==> flow/design.v <==
module ALU#(
  parameter WIDTH = 32
)(
  input [WIDTH - 1:0] a, b,
  input [2:0] m,
  output reg [WIDTH - 1:0] y,
  output reg cf, of, zf
);
  always @(*) begin
    case (m)
      3'b000: y = a + b;
      3'b001: y = a - b;
      3'b010: y = a & b;
      3'b011: y = a | b;
      3'b100: y = a ^ b;
      default: y = 0;
    endcase
  end
  always @(*) begin
    case ({m[0], a[WIDTH - 1], b[WIDTH - 1], y[WIDTH - 1]})
      4'b0111, 4'b0010, 4'b0100, 4'b1111, 4'b1001, 4'b1010: cf = 1;
      default: cf = 0;
    endcase
  end
  always @(*) begin
    case ({m[0], a[WIDTH - 1], b[WIDTH - 1], y[WIDTH - 1]})
      4'b0001, 4'b0110, 4'b1011, 4'b1100: of = 1;
      default: of = 0;
    endcase
  end
  always @(*) begin
    zf = ~(| y[0]);
  end
endmodule
module RegFile#(
  parameter WIDTH = 32
)(
  input clk, rst, we,
  input [4:0] ra0, ra1, wa,
  input [WIDTH - 1:0] wd,
  output reg [WIDTH - 1:0] rd0, rd1
);
  reg [WIDTH - 1:0] regvec[31:0];
  always @(*) begin
    rd0 = (we & (wa == ra0) & (| ra0)) ? wd : regvec[ra0];
    rd1 = (we & (wa == ra1) & (| ra1)) ? wd : regvec[ra1];
  end
  integer i;
  always @(posedge clk) begin
    if (rst) begin
      for (i = 0; i < 32; i = i + 1) begin
        regvec[i] <= 0;
      end
    end else begin
      if (we) begin
        if (wa != 0) begin
          regvec[wa] <= wd;
        end
      end
    end
  end
endmodule
module Ctl(
  input clk, rst,
  input [31:0] ins,
  output f_jmp, f_branch, f_rd, f_rw, f_m2r, f_mw, f_alus, f_aluo, f_choke
);
  wire [5:0] op;
  assign op = ins[31:26];
  wire [4:0] ra0;
  assign ra0 = ins[25:21];
  wire [4:0] ra1;
  assign ra1 = ins[20:16];
  reg [31:0] pre_ins;
  wire [5:0] pre_op;
  assign pre_op = pre_ins[31:26];
  wire [4:0] pre_wa;
  assign pre_wa = pre_ins[20:16];
  assign f_choke = (pre_op == 6'b000100) || (
    (pre_op == 6'b100011) && (| pre_wa) && (
      (
        (op != 6'b000010) && (ra0 == pre_wa)
      ) || (
        ((op == 6'b000000) || (op == 6'b000100) || (op == 6'b101011)) && (ra1 == pre_wa)
      )
    )
  );
  assign f_jmp = f_choke ? 0 : op == 6'b000010;
  always @(posedge clk) begin
    if (rst) begin
      pre_ins <= 0;
    end else begin
      pre_ins <= f_choke ? 0 : ins;
    end
  end
  reg ifid_branch, ifid_rd, ifid_rw, ifid_m2r, ifid_mw, ifid_alus, ifid_aluo;
  always @(posedge clk) begin
    if (f_choke || rst) begin
      ifid_branch <= 0;
      ifid_rw <= 0;
      ifid_m2r <= 0;
      ifid_mw <= 0;
      ifid_alus <= 0;
      ifid_aluo <= 0;
      ifid_rd <= 0;
    end else begin
      ifid_rw <= (op == 6'b000000) || (op == 6'b001000) || (op == 6'b100011);
      ifid_m2r <= op == 6'b100011;
      ifid_mw <= op == 6'b101011;
      ifid_alus <= (op == 6'b001000) || (op == 6'b100011) || (op == 6'b101011);
      ifid_aluo <= op == 6'b000100;
      ifid_branch <= op == 6'b000100;
      ifid_rd <= op == 6'b000000;
    end
  end
  assign f_rd = ifid_rd;
  assign f_branch = ifid_branch;
  reg idex_rw, idex_m2r, idex_mw, idex_alus, idex_aluo;
  always @(posedge clk) begin
    if (rst) begin
      idex_rw <= 0;
      idex_m2r <= 0;
      idex_mw <= 0;
      idex_alus <= 0;
      idex_aluo <= 0;
    end else begin
      idex_rw <= ifid_rw;
      idex_m2r <= ifid_m2r;
      idex_mw <= ifid_mw;
      idex_alus <= ifid_alus;
      idex_aluo <= ifid_aluo;
    end
  end
  assign f_alus = idex_alus;
  assign f_aluo = idex_aluo;
  reg exmem_rw, exmem_m2r, exmem_mw;
  always @(posedge clk) begin
    if (rst) begin
      exmem_rw <= 0;
      exmem_m2r <= 0;
      exmem_mw <= 0;
    end else begin
      exmem_rw <= idex_rw;
      exmem_m2r <= idex_m2r;
      exmem_mw <= idex_mw;
    end
  end
  assign f_mw = exmem_mw;
  reg memwb_rw, memwb_m2r;
  always @(posedge clk) begin
    if (rst) begin
      memwb_m2r <= 0;
      memwb_rw <= 0;
    end else begin
      memwb_m2r <= exmem_m2r;
      memwb_rw <= exmem_rw;
    end
  end
  assign f_m2r = memwb_m2r;
  assign f_rw = memwb_rw;
endmodule
module PipelineCPU(
  input clk, rst,
  output [8:0] imem_addr,
  input [31:0] imem_data,
  output [8:0] dmem_addr,
  output [31:0] dmem_wdata,
  output dmem_we,
  input [31:0] dmem_rdata
);
  wire [8:0] ins_a;
  wire [31:0] ins_spo;
  wire reg_we;
  wire [4:0] ra0, ra1, wa;
  wire [31:0] rd0, rd1, wd;
  RegFile#(.WIDTH(32)) reg_file(
    .clk(clk), .rst(rst), .we(reg_we), .ra0(ra0), .ra1(ra1), .wa(wa), .wd(wd),.rd0(rd0), .rd1(rd1));
  wire [31:0] a, b, y;
  wire [2:0] m;
  wire zf;
  ALU#(.WIDTH(32)) alu(.a(a), .b(b), .m(m), .y(y), .zf(zf));
  wire mem_we;
  wire [8:0] mem_a;
  wire [31:0] mem_d, mem_spo;
  assign imem_addr = ins_a;
  assign ins_spo = imem_data;
  assign dmem_addr = mem_a;
  assign dmem_wdata = mem_d;
  assign dmem_we = mem_we;
  assign mem_spo = dmem_rdata;
  wire [5:0] op;
  wire f_jmp, f_branch, f_rd, f_rw, f_m2r, f_mw, f_alus, f_aluo;
  wire f_choke;
  Ctl ctl(
    .clk(clk), .rst(rst), .ins(ins_spo),
    .f_jmp(f_jmp), .f_branch(f_branch), .f_rd(f_rd), .f_rw(f_rw),
    .f_m2r(f_m2r), .f_mw(f_mw), .f_alus(f_alus), .f_aluo(f_aluo),
    .f_choke(f_choke));
  reg [31:0] pc;
  assign ins_a = pc[10:0] >> 2;
  wire [31:0] npc_ser;
  assign npc_ser = pc + 4;
  wire [31:0] npc_j;
  assign npc_j = {npc_ser[31:28], ins_spo[25:0] << 2};
  assign op = ins_spo[31:26];
  reg [31:0] ifid_ins, ifid_npc_ser;
  reg ifid_valid;
  always @(posedge clk) begin
    if (rst) begin
      ifid_ins <= 0;
      ifid_valid <= 0;
    end else begin
      ifid_ins <= ins_spo;
      ifid_valid <= ~f_choke;
    end
    ifid_npc_ser <= npc_ser;
  end
  assign ra0 = ifid_ins[25:21];
  assign ra1 = ifid_ins[20:16];
  wire [4:0] wa_pre;
  assign wa_pre = f_rd ? ifid_ins[15:11] : ifid_ins[20:16];
  wire [31:0] imm;
  assign imm = {{16{ifid_ins[15]}}, ifid_ins[15:0]};
  wire w_ex2wb;
  assign w_ex2wb = ifid_valid && (((ifid_ins[31:26] == 6'b000000) && (| ifid_ins[15:11]))
    || ((ifid_ins[31:26] == 6'b001000) && (| ifid_ins[20:16])));
  wire w_mem2wb;
  assign w_mem2wb = ifid_valid && (ifid_ins[31:26] == 6'b100011) && (| ifid_ins[20:16]);
  reg [31:0] idex_rd0, idex_rd1, idex_imm, idex_npc_ser;
  reg [31:0] exmem_y;
  reg [4:0] idex_wa, exmem_wa;
  reg idex_w_ex2wb, exmem_w_ex2wb;
  reg idex_w_mem2wb, exmem_w_mem2wb;
  wire [31:0] rd0_bypass, rd1_bypass;
  assign rd0_bypass = (| ra0) ? (
    idex_w_ex2wb && (ra0 == idex_wa) ? y : (
      exmem_w_mem2wb && (ra0 == exmem_wa) ? mem_spo : (
        exmem_w_ex2wb && (ra0 == exmem_wa) ? exmem_y : rd0
      )
    )
  ) : 0;
  assign rd1_bypass = (| ra1) ? (
    idex_w_ex2wb && (ra1 == idex_wa) ? y : (
      exmem_w_mem2wb && (ra1 == exmem_wa) ? mem_spo : (
        exmem_w_ex2wb && (ra1 == exmem_wa) ? exmem_y : rd1
      )
    )
  ) : 0;
  wire [31:0] npc_beq;
  assign npc_beq = ifid_npc_ser + (imm << 2);
  wire beq_zf;
  assign beq_zf = rd0_bypass == rd1_bypass;
  wire [31:0] npc;
  assign npc = rst ? 0 : (
    f_jmp ? npc_j : (
      f_branch & beq_zf ? npc_beq : (
        f_choke ? pc : npc_ser
      )
    )
  );
  always @(posedge clk) begin
    idex_rd0 <= rd0_bypass;
    idex_rd1 <= rd1_bypass;
    idex_imm <= imm;
    idex_npc_ser <= ifid_npc_ser;
    idex_wa <= wa_pre;
    if (rst) begin
      idex_w_ex2wb <= 0;
      idex_w_mem2wb <= 0;
    end else begin
      idex_w_ex2wb <= w_ex2wb;
      idex_w_mem2wb <= w_mem2wb;
    end
  end
  assign a = idex_rd0;
  assign b = f_alus ? idex_imm : idex_rd1;
  assign m = f_aluo;
  always @(posedge clk) begin
    pc <= npc;
  end
  reg [31:0] exmem_mem_d;
  always @(posedge clk) begin
    exmem_y <= y;
    exmem_mem_d <= idex_rd1;
    exmem_wa <= idex_wa;
    if (rst) begin
      exmem_w_ex2wb <= 0;
      exmem_w_mem2wb <= 0;
    end else begin
      exmem_w_ex2wb <= idex_w_ex2wb;
      exmem_w_mem2wb <= idex_w_mem2wb;
    end
  end
  assign mem_a = exmem_y[10:0] >> 2;
  assign mem_d = exmem_mem_d;
  assign mem_we = f_mw;
  reg [31:0] memwb_mem_spo, memwb_y;
  reg [4:0] memwb_wa;
  always @(posedge clk) begin
    memwb_mem_spo <= mem_spo;
    memwb_y <= exmem_y;
    memwb_wa <= exmem_wa;
  end
  assign wa = memwb_wa;
  assign wd = f_m2r ? memwb_mem_spo : memwb_y;
  assign reg_we = f_rw;
endmodule
Tool chain data of PipelineCPU
The steps from the RTL of PipelineCPU to its reports follow in flow order.
Line numbers count from 1 in the design file above.
Operators carry their Yosys type and port widths (W data, S select, Z words).
Library cell names are shortened.
{"block": "inputs", "design": "PipelineCPU", "clk_port": "clk", "cell_library": "sky130hd", "pvt_corner": "tt_025C_1v80"}

Word level
Source: Yosys, flattened and elaborated, memories not mapped. Widths are those after wreduce. Print and check cells do not count. Equal cells are merged and count once.
Memory sizes are those after Yosys's memory passes, which may raise the word count (mostly to a power of two), join words into wider ones and drop unused or constant bits.
{"block": "word_totals", "regBits": 372, "latch_bits": 0, "mem_bits_rw": 1024, "romBits": 0, "mem_count": 1, "inputBits": 66, "output_inout_bits": 51, "wordCells": 130}
{"block": "memory_table", "name": "reg_file.regvec", "words": 32, "word_bits": 32, "line": 43, "text": "reg [WIDTH - 1:0] regvec[31:0];"}
{"block": "op_classes", "add_sub_neg": 4, "multipliers": 0, "div_mod_pow": 0, "n_cmp": 0, "n_eq": 20, "shift": 0, "muxes": 30, "bitwise": 6, "n_reduce_logical": 34}
{"block": "op_table", "op": "$mux W32", "n": 18}
{"block": "op_table", "op": "$add A32 B32 Y32", "n": 2}
{"block": "op_table", "op": "$pmux W32 S2", "n": 1}
{"block": "op_table", "op": "$eq A5 B5 Y1", "n": 8}
{"block": "op_table", "op": "$add A32 B3 Y32 const B", "n": 1}
{"block": "op_table", "op": "$sub A32 B32 Y32", "n": 1}
{"block": "op_table", "op": "$eq A32 B32 Y1", "n": 1}
{"block": "op_table", "op": "$mux W5", "n": 6}
{"block": "op_table", "op": "$eq A6 B6 Y1 const B", "n": 4}
{"block": "op_table", "op": "$reduce_or A5 Y1", "n": 4}
{"block": "op_table", "op": "$logic_and A1 B1 Y1", "n": 15}
{"block": "op_table", "op": "$eq A6 B3 Y1 const B", "n": 2}
{"block": "op_table", "op": "$eq A6 B4 Y1 const B", "n": 2}
{"block": "op_table", "op": "$logic_not A6 Y1", "n": 2}
{"block": "op_table", "op": "$logic_or A1 B1 Y1", "n": 10}
{"block": "op_table", "op": "$eq A6 B2 Y1 const B", "n": 1}
{"block": "op_table", "op": "$ne A6 B2 Y1 const B", "n": 1}
{"block": "op_table", "op": "$and A1 B1 Y1", "n": 5}
{"block": "op_table", "op": "$reduce_bool A5 Y1", "n": 1}
{"block": "op_table", "op": "$mux W1", "n": 5}
{"block": "op_table", "op": "$ne A3 B3 Y1 const B", "n": 1}
{"block": "op_table", "op": "$logic_not A3 Y1", "n": 1}
{"block": "op_table", "op": "$reduce_or A2 Y1", "n": 1}
{"block": "op_table", "op": "$not A1 Y1", "n": 1}

Depth
Longest topological path by Yosys (ltp), each cell counted once; first at word level (registers and memories cut), then after technology mapping (sequential cells cut; the memories' decode and read muxes count).
{"block": "depth", "word_depth": 12, "abc_area": 0, "ltp_mapped": 36, "depth_no_buf": 28}

After synthesis
Yosys stat after the flow's synthesis: flattened, memories mapped to cells. It holds for the ABC_AREA given above (unset counts as 0); a run with the other value may have another netlist.
{"block": "mapped", "cell_count": 5390, "mapped_area_um2": 67382.1, "seq_area_um2": 36855.3, "ffs": 1329, "buf_cells": 492}
{"block": "types", "cell": "edfxtp_1", "n": 1024, "area_total_um2": 3.07E+04}
{"block": "types", "cell": "mux4_2", "n": 402, "area_total_um2": 9.05E+03}
{"block": "types", "cell": "dfxtp_1", "n": 305, "area_total_um2": 6.11E+03}
{"block": "types", "cell": "nor2_1", "n": 1162, "area_total_um2": 4.36E+03}
{"block": "types", "cell": "mux2i_1", "n": 249, "area_total_um2": 2492.39}
{"block": "types", "cell": "clkbuf_1", "n": 305, "area_total_um2": 1.14E+03}
{"block": "types", "cell": "nand2_1", "n": 208, "area_total_um2": 780.749}
{"block": "types", "cell": "xnor2_1", "n": 79, "area_total_um2": 691.914}
{"block": "types", "cell": "mux2_2", "n": 61, "area_total_um2": 686.909}
{"block": "types", "cell": "a21oi_1", "n": 130, "area_total_um2": 650.624}
{"block": "types", "cell": "o21ai_0", "n": 130, "area_total_um2": 650.624}
{"block": "types", "cell": "ha_1", "n": 41, "area_total_um2": 512.992}
{"block": "types", "cell": "o22ai_1", "n": 82, "area_total_um2": 512.992}
{"block": "types", "cell": "xor2_1", "n": 57, "area_total_um2": 499.229}
{"block": "types", "cell": "nor2b_1", "n": 77, "area_total_um2": 481.712}
{"block": "types", "cell": "a22oi_1", "n": 61, "area_total_um2": 457.939}
{"block": "types", "cell": "mux4_1", "n": 17, "area_total_um2": 446.678}
{"block": "types", "cell": "nand2b_1", "n": 70, "area_total_um2": 437.92}
Not listed: further types 79, cells in them 930.
By module: a second synthesis without flattening, with its own total; a netlist apart from the flattened one above.
{"block": "hier_totals", "hier_cells": 5481, "hier_area_um2": 71189.5}
Rows give one instance, submodules left out.
{"block": "by_module", "module": "RegFile #(WIDTH=32)", "instances": 1, "n_cells": 3714, "mod_area_um2": 55256.7, "mod_seq_area_um2": 30749.5}
{"block": "by_module", "module": "PipelineCPU", "instances": 1, "n_cells": 1055, "mod_area_um2": 10756.6, "mod_seq_area_um2": 5565.3}
{"block": "by_module", "module": "ALU #(WIDTH=32)", "instances": 1, "n_cells": 617, "mod_area_um2": 4157.7, "mod_seq_area_um2": 0.0}
{"block": "by_module", "module": "Ctl", "instances": 1, "n_cells": 95, "mod_area_um2": 1018.5, "mod_seq_area_um2": 540.5}

Timing after synthesis
Path of least setup slack by OpenSTA after synthesis, without wires, with an ideal clock, recovery checks aside; 20% of the period is set as input and as output delay. Where synthesis merged equal registers, the netlist keeps one of their names.
{"block": "synth_path", "path_kind": "register to register", "startpoint": "register ctl.idex_alus", "endpoint": "register pc[3]", "tclk_ps": 6500, "setup_time_ps": 100, "arrival_time_ps": 7203, "setup_slack_ps": -803, "delay_ps": 7303, "path_stages": 35, "path_buffers": 7, "synth_period_reached_ps": 7303}
"delay_ps" is the arrival time less input delay plus setup time.
"path_stages": output pins that drive a net of the path, with the launching flip-flop's if there is one; two outputs of one cell count as two.
"synth_period_reached_ps" is the clock period less the worst setup slack; recovery checks do not enter. This is arithmetic on one report: input and output delays are still those of the set period (20% each).
The rows between start and end are the longest chain of elaborated cells between them; the timing report does not say that the signal goes this way. Where chains are equally long, one stands for them.
A line is the first line of the expression or statement that the cell stems from. Yosys adds cells for indexed reads and writes and turns some case tables into memories.
{"block": "synth_via", "cell_sequence": "dfxtp_1 -> clkbuf_1 -> clkbuf_1 -> clkbuf_1 -> buf_1 -> buf_1 -> clkbuf_1 -> mux2i_1 -> ha_1 -> o21a_1 -> o21ai_0 -> nor2_1 -> and3_1 -> and3_1 -> and2_1 -> nand3_1 -> nand2b_1 -> mux2i_1 -> nand2_1 -> o21ai_0 -> ha_1 -> clkbuf_1 -> o21a_1 -> a21oi_1 -> nor2_1 -> o41ai_1 -> o21ai_0 -> xnor2_1 -> a221oi_1 -> xor2_1 -> a2111oi_4 -> nand3_1 -> nor4b_4 -> o22ai_1 -> a2111oi_4", "elab_chain_len": 9}
{"block": "synth_rtl", "element": "from (decl)", "line": 118, "text": "reg idex_rw, idex_m2r, idex_mw, idex_alus, idex_aluo;"}
{"block": "synth_rtl", "element": "from (assign)", "line": 124, "text": "idex_alus <= 0;"}
{"block": "synth_rtl", "element": "from (assign)", "line": 130, "text": "idex_alus <= ifid_alus;"}
{"block": "synth_rtl", "element": "$mux W32", "line": 276, "text": "assign b = f_alus ? idex_imm : idex_rd1;"}
{"block": "synth_rtl", "element": "$sub A32 B32 Y32", "line": 12, "text": "3'b001: y = a - b;"}
{"block": "synth_rtl", "element": "$pmux W32 S2", "line": 10, "text": "case (m)"}
{"block": "synth_rtl", "element": "$mux W32", "line": 243, "text": "idex_w_ex2wb && (ra1 == idex_wa) ? y : ("}
{"block": "synth_rtl", "element": "$mux W32", "line": 242, "text": "assign rd1_bypass = (| ra1) ? ("}
{"block": "synth_rtl", "element": "$eq A32 B32 Y1", "line": 252, "text": "assign beq_zf = rd0_bypass == rd1_bypass;"}
{"block": "synth_rtl", "element": "$and A1 B1 Y1", "line": 256, "text": "f_branch & beq_zf ? npc_beq : ("}
{"block": "synth_rtl", "element": "$mux W32", "line": 256}
{"block": "synth_rtl", "element": "$mux W32", "line": 255, "text": "f_jmp ? npc_j : ("}
{"block": "synth_rtl", "element": "to (assign)", "line": 279, "text": "pc <= npc;"}
{"block": "synth_rtl", "element": "to (decl)", "line": 199, "text": "reg [31:0] pc;"}
Nets of the timed path that keep an RTL name, with a line that drives or declares them; the list need not be complete.
{"block": "synth_nets", "net": "rd1_bypass[30]", "line": 242}

Timing after layout
From the final timing report of job 1: the path of least setup slack in the routed layout; clock arrival at registers is part of the times.
The report prints the path's times to 10 ps; the period is as set.
{"block": "layout_path", "path_kind": "register to register", "startpoint": "register ctl.idex_alus", "endpoint": "register pc[2]", "tclk_ps": 6020, "setup_time_ps": 140, "arrival_time_ps": 6780, "setup_slack_ps": -90, "path_stages": 27, "path_buffers": 5}
The rows between start and end are the longest chain of elaborated cells between them; the timing report does not say that the signal goes this way. Where chains are equally long, one stands for them.
{"block": "layout_via", "cell_sequence": "dfxtp_4 -> mux2i_2 -> ha_2 -> o21a_1 -> o21ai_2 -> buf_4 -> buf_4 -> nand2b_1 -> xnor2_1 -> ha_1 -> o21ai_0 -> nand2b_1 -> o21ai_0 -> xnor2_1 -> o22ai_1 -> nor4_1 -> xor2_1 -> a211oi_1 -> nand4_1 -> nor4_4 -> nand3_2 -> nor4b_4 -> buf_12 -> buf_4 -> buf_4 -> mux2i_1 -> a211oi_2", "elab_chain_len": 9}
{"block": "layout_rtl", "element": "from (decl)", "line": 118, "text": "reg idex_rw, idex_m2r, idex_mw, idex_alus, idex_aluo;"}
{"block": "layout_rtl", "element": "from (assign)", "line": 124, "text": "idex_alus <= 0;"}
{"block": "layout_rtl", "element": "from (assign)", "line": 130, "text": "idex_alus <= ifid_alus;"}
{"block": "layout_rtl", "element": "$mux W32", "line": 276, "text": "assign b = f_alus ? idex_imm : idex_rd1;"}
{"block": "layout_rtl", "element": "$sub A32 B32 Y32", "line": 12, "text": "3'b001: y = a - b;"}
{"block": "layout_rtl", "element": "$pmux W32 S2", "line": 10, "text": "case (m)"}
{"block": "layout_rtl", "element": "$mux W32", "line": 236, "text": "idex_w_ex2wb && (ra0 == idex_wa) ? y : ("}
{"block": "layout_rtl", "element": "$mux W32", "line": 235, "text": "assign rd0_bypass = (| ra0) ? ("}
{"block": "layout_rtl", "element": "$eq A32 B32 Y1", "line": 252, "text": "assign beq_zf = rd0_bypass == rd1_bypass;"}
{"block": "layout_rtl", "element": "$and A1 B1 Y1", "line": 256, "text": "f_branch & beq_zf ? npc_beq : ("}
{"block": "layout_rtl", "element": "$mux W32", "line": 256}
{"block": "layout_rtl", "element": "$mux W32", "line": 255, "text": "f_jmp ? npc_j : ("}
{"block": "layout_rtl", "element": "to (assign)", "line": 279, "text": "pc <= npc;"}
{"block": "layout_rtl", "element": "to (decl)", "line": 199, "text": "reg [31:0] pc;"}
Nets of the timed path that keep an RTL name, with a line that drives or declares them; the list need not be complete.
{"block": "layout_nets", "net": "alu.y[7]", "line": 10}
{"block": "layout_nets", "net": "rd0_bypass[7]", "line": 235}

Data sheet: physical implementation of PipelineCPU

4 stored runs of PipelineCPU in the flow (synthesis by Yosys, layout by OpenROAD, sky130hd cells), in arbitrary order. Constraints: input delay and output delay 20% of the set period each, output load 0.01 pF.
By "achievedPeriod_ps" is meant the clock period of the run minus its worst setup slack. This is arithmetic on one report: input and output delays are still those of the set period (20% each).

Job 1
==> flow/run.sh <==
#!/bin/bash
# the make line also repeats the synthesis and layout settings of config.mk as NAME=value (left out here)
make -C /OpenROAD-flow-scripts/flow DESIGN_CONFIG=/design/flow/config.mk WORK_HOME=/design/flow/orfs CLKGATE_MAP_FILE= finish
==> flow/config.mk <==
export PLATFORM = sky130hd
export DESIGN_NAME = PipelineCPU
export DESIGN_NICKNAME = PipelineCPU
export VERILOG_FILES = /design/flow/design.v
export SDC_FILE = /design/flow/constraint.sdc
export NUM_CORES = 4
export LEC_CHECK = 0
export CAP_MARGIN = 20
export CORE_MARGIN = 2
export CORE_UTILIZATION = 40
export SETUP_SLACK_MARGIN = -0.13
export SLEW_MARGIN = 20
==> flow/constraint.sdc <==
create_clock -name core_clock -period 6.02 [get_ports {clk}]
set_input_delay 1.2040 -clock core_clock [delete_from_list [all_inputs] [get_ports {clk}]]
set_output_delay 1.2040 -clock core_clock [all_outputs]
set_load 0.01 [all_outputs]

==> results of job 1, as JSON <==
{
  "timing.setup.tns_ps": -485,
  "dieArea_um2": 171756.0,
  "ws_setup_ps": -95,
  "achievedPeriod_ps": 6115,
  "hold_worst_slack_ps": 323,
  "finish.stdcell_area_um2": 78160.0,
  "synth_chip_area_um2": 67382.1
}

Job 2
==> flow/run.sh <==
#!/bin/bash
# the make line also repeats the synthesis and layout settings of config.mk as NAME=value (left out here)
make -C /OpenROAD-flow-scripts/flow DESIGN_CONFIG=/design/flow/config.mk WORK_HOME=/design/flow/orfs CLKGATE_MAP_FILE= finish
==> flow/config.mk <==
export PLATFORM = sky130hd
export DESIGN_NAME = PipelineCPU
export DESIGN_NICKNAME = PipelineCPU
export VERILOG_FILES = /design/flow/design.v
export SDC_FILE = /design/flow/constraint.sdc
export NUM_CORES = 4
export LEC_CHECK = 0
export CAP_MARGIN = 20
export CORE_MARGIN = 2
export CORE_UTILIZATION = 40
export SETUP_SLACK_MARGIN = 0.4
export SLEW_MARGIN = 20
==> flow/constraint.sdc <==
create_clock -name core_clock -period 6.02 [get_ports {clk}]
set_input_delay 1.2040 -clock core_clock [delete_from_list [all_inputs] [get_ports {clk}]]
set_output_delay 1.2040 -clock core_clock [all_outputs]
set_load 0.01 [all_outputs]

==> results of job 2, as JSON <==
{
  "timing.setup.tns_ps": -1182,
  "dieArea_um2": 171756.0,
  "ws_setup_ps": -162,
  "achievedPeriod_ps": 6182,
  "hold_worst_slack_ps": 323,
  "finish.stdcell_area_um2": 78057.4,
  "synth_chip_area_um2": 67382.1
}

Job 3
==> flow/run.sh <==
#!/bin/bash
# the make line also repeats the synthesis and layout settings of config.mk as NAME=value (left out here)
make -C /OpenROAD-flow-scripts/flow DESIGN_CONFIG=/design/flow/config.mk WORK_HOME=/design/flow/orfs CLKGATE_MAP_FILE= finish
==> flow/config.mk <==
export PLATFORM = sky130hd
export DESIGN_NAME = PipelineCPU
export DESIGN_NICKNAME = PipelineCPU
export VERILOG_FILES = /design/flow/design.v
export SDC_FILE = /design/flow/constraint.sdc
export NUM_CORES = 4
export LEC_CHECK = 0
export ABC_AREA = 0
export CAP_MARGIN = 20
export CELL_PAD_IN_SITES_GLOBAL_PLACEMENT = 3
export CORE_ASPECT_RATIO = 0.93
export CORE_MARGIN = 3
export CORE_UTILIZATION = 64
export CTS_CLUSTER_DIAMETER = 315
export GPL_TIMING_DRIVEN = 1
export HOLD_SLACK_MARGIN = -0.1
export MAX_ROUTING_LAYER = met5
export MIN_ROUTING_LAYER = met2
export SETUP_SLACK_MARGIN = 0.92
export SLEW_MARGIN = 30
==> flow/constraint.sdc <==
create_clock -name core_clock -period 8.31 [get_ports {clk}]
set_input_delay 1.6620 -clock core_clock [delete_from_list [all_inputs] [get_ports {clk}]]
set_output_delay 1.6620 -clock core_clock [all_outputs]
set_load 0.01 [all_outputs]

==> results of job 3, as JSON <==
{
  "outcome": "incomplete, placement halted on GPL-0301"
}

Job 4
==> flow/run.sh <==
#!/bin/bash
# the make line also repeats the synthesis and layout settings of config.mk as NAME=value (left out here)
make -C /OpenROAD-flow-scripts/flow DESIGN_CONFIG=/design/flow/config.mk WORK_HOME=/design/flow/orfs CLKGATE_MAP_FILE= finish
==> flow/config.mk <==
export PLATFORM = sky130hd
export DESIGN_NAME = PipelineCPU
export DESIGN_NICKNAME = PipelineCPU
export VERILOG_FILES = /design/flow/design.v
export SDC_FILE = /design/flow/constraint.sdc
export NUM_CORES = 4
export LEC_CHECK = 0
export CAP_MARGIN = 20
export CELL_PAD_IN_SITES_DETAIL_PLACEMENT = 1
export CORE_MARGIN = 2
export CORE_UTILIZATION = 40
export CTS_CLUSTER_SIZE = 59
export SLEW_MARGIN = 20
==> flow/constraint.sdc <==
create_clock -name core_clock -period 6.5 [get_ports {clk}]
set_input_delay 1.3000 -clock core_clock [delete_from_list [all_inputs] [get_ports {clk}]]
set_output_delay 1.3000 -clock core_clock [all_outputs]
set_load 0.01 [all_outputs]

==> results of job 4, as JSON <==
{
  "timing.setup.tns_ps": 0,
  "dieArea_um2": 171756.0,
  "ws_setup_ps": 192,
  "achievedPeriod_ps": 6308,
  "hold_worst_slack_ps": 331,
  "finish.stdcell_area_um2": 77395.5,
  "synth_chip_area_um2": 67382.1
}
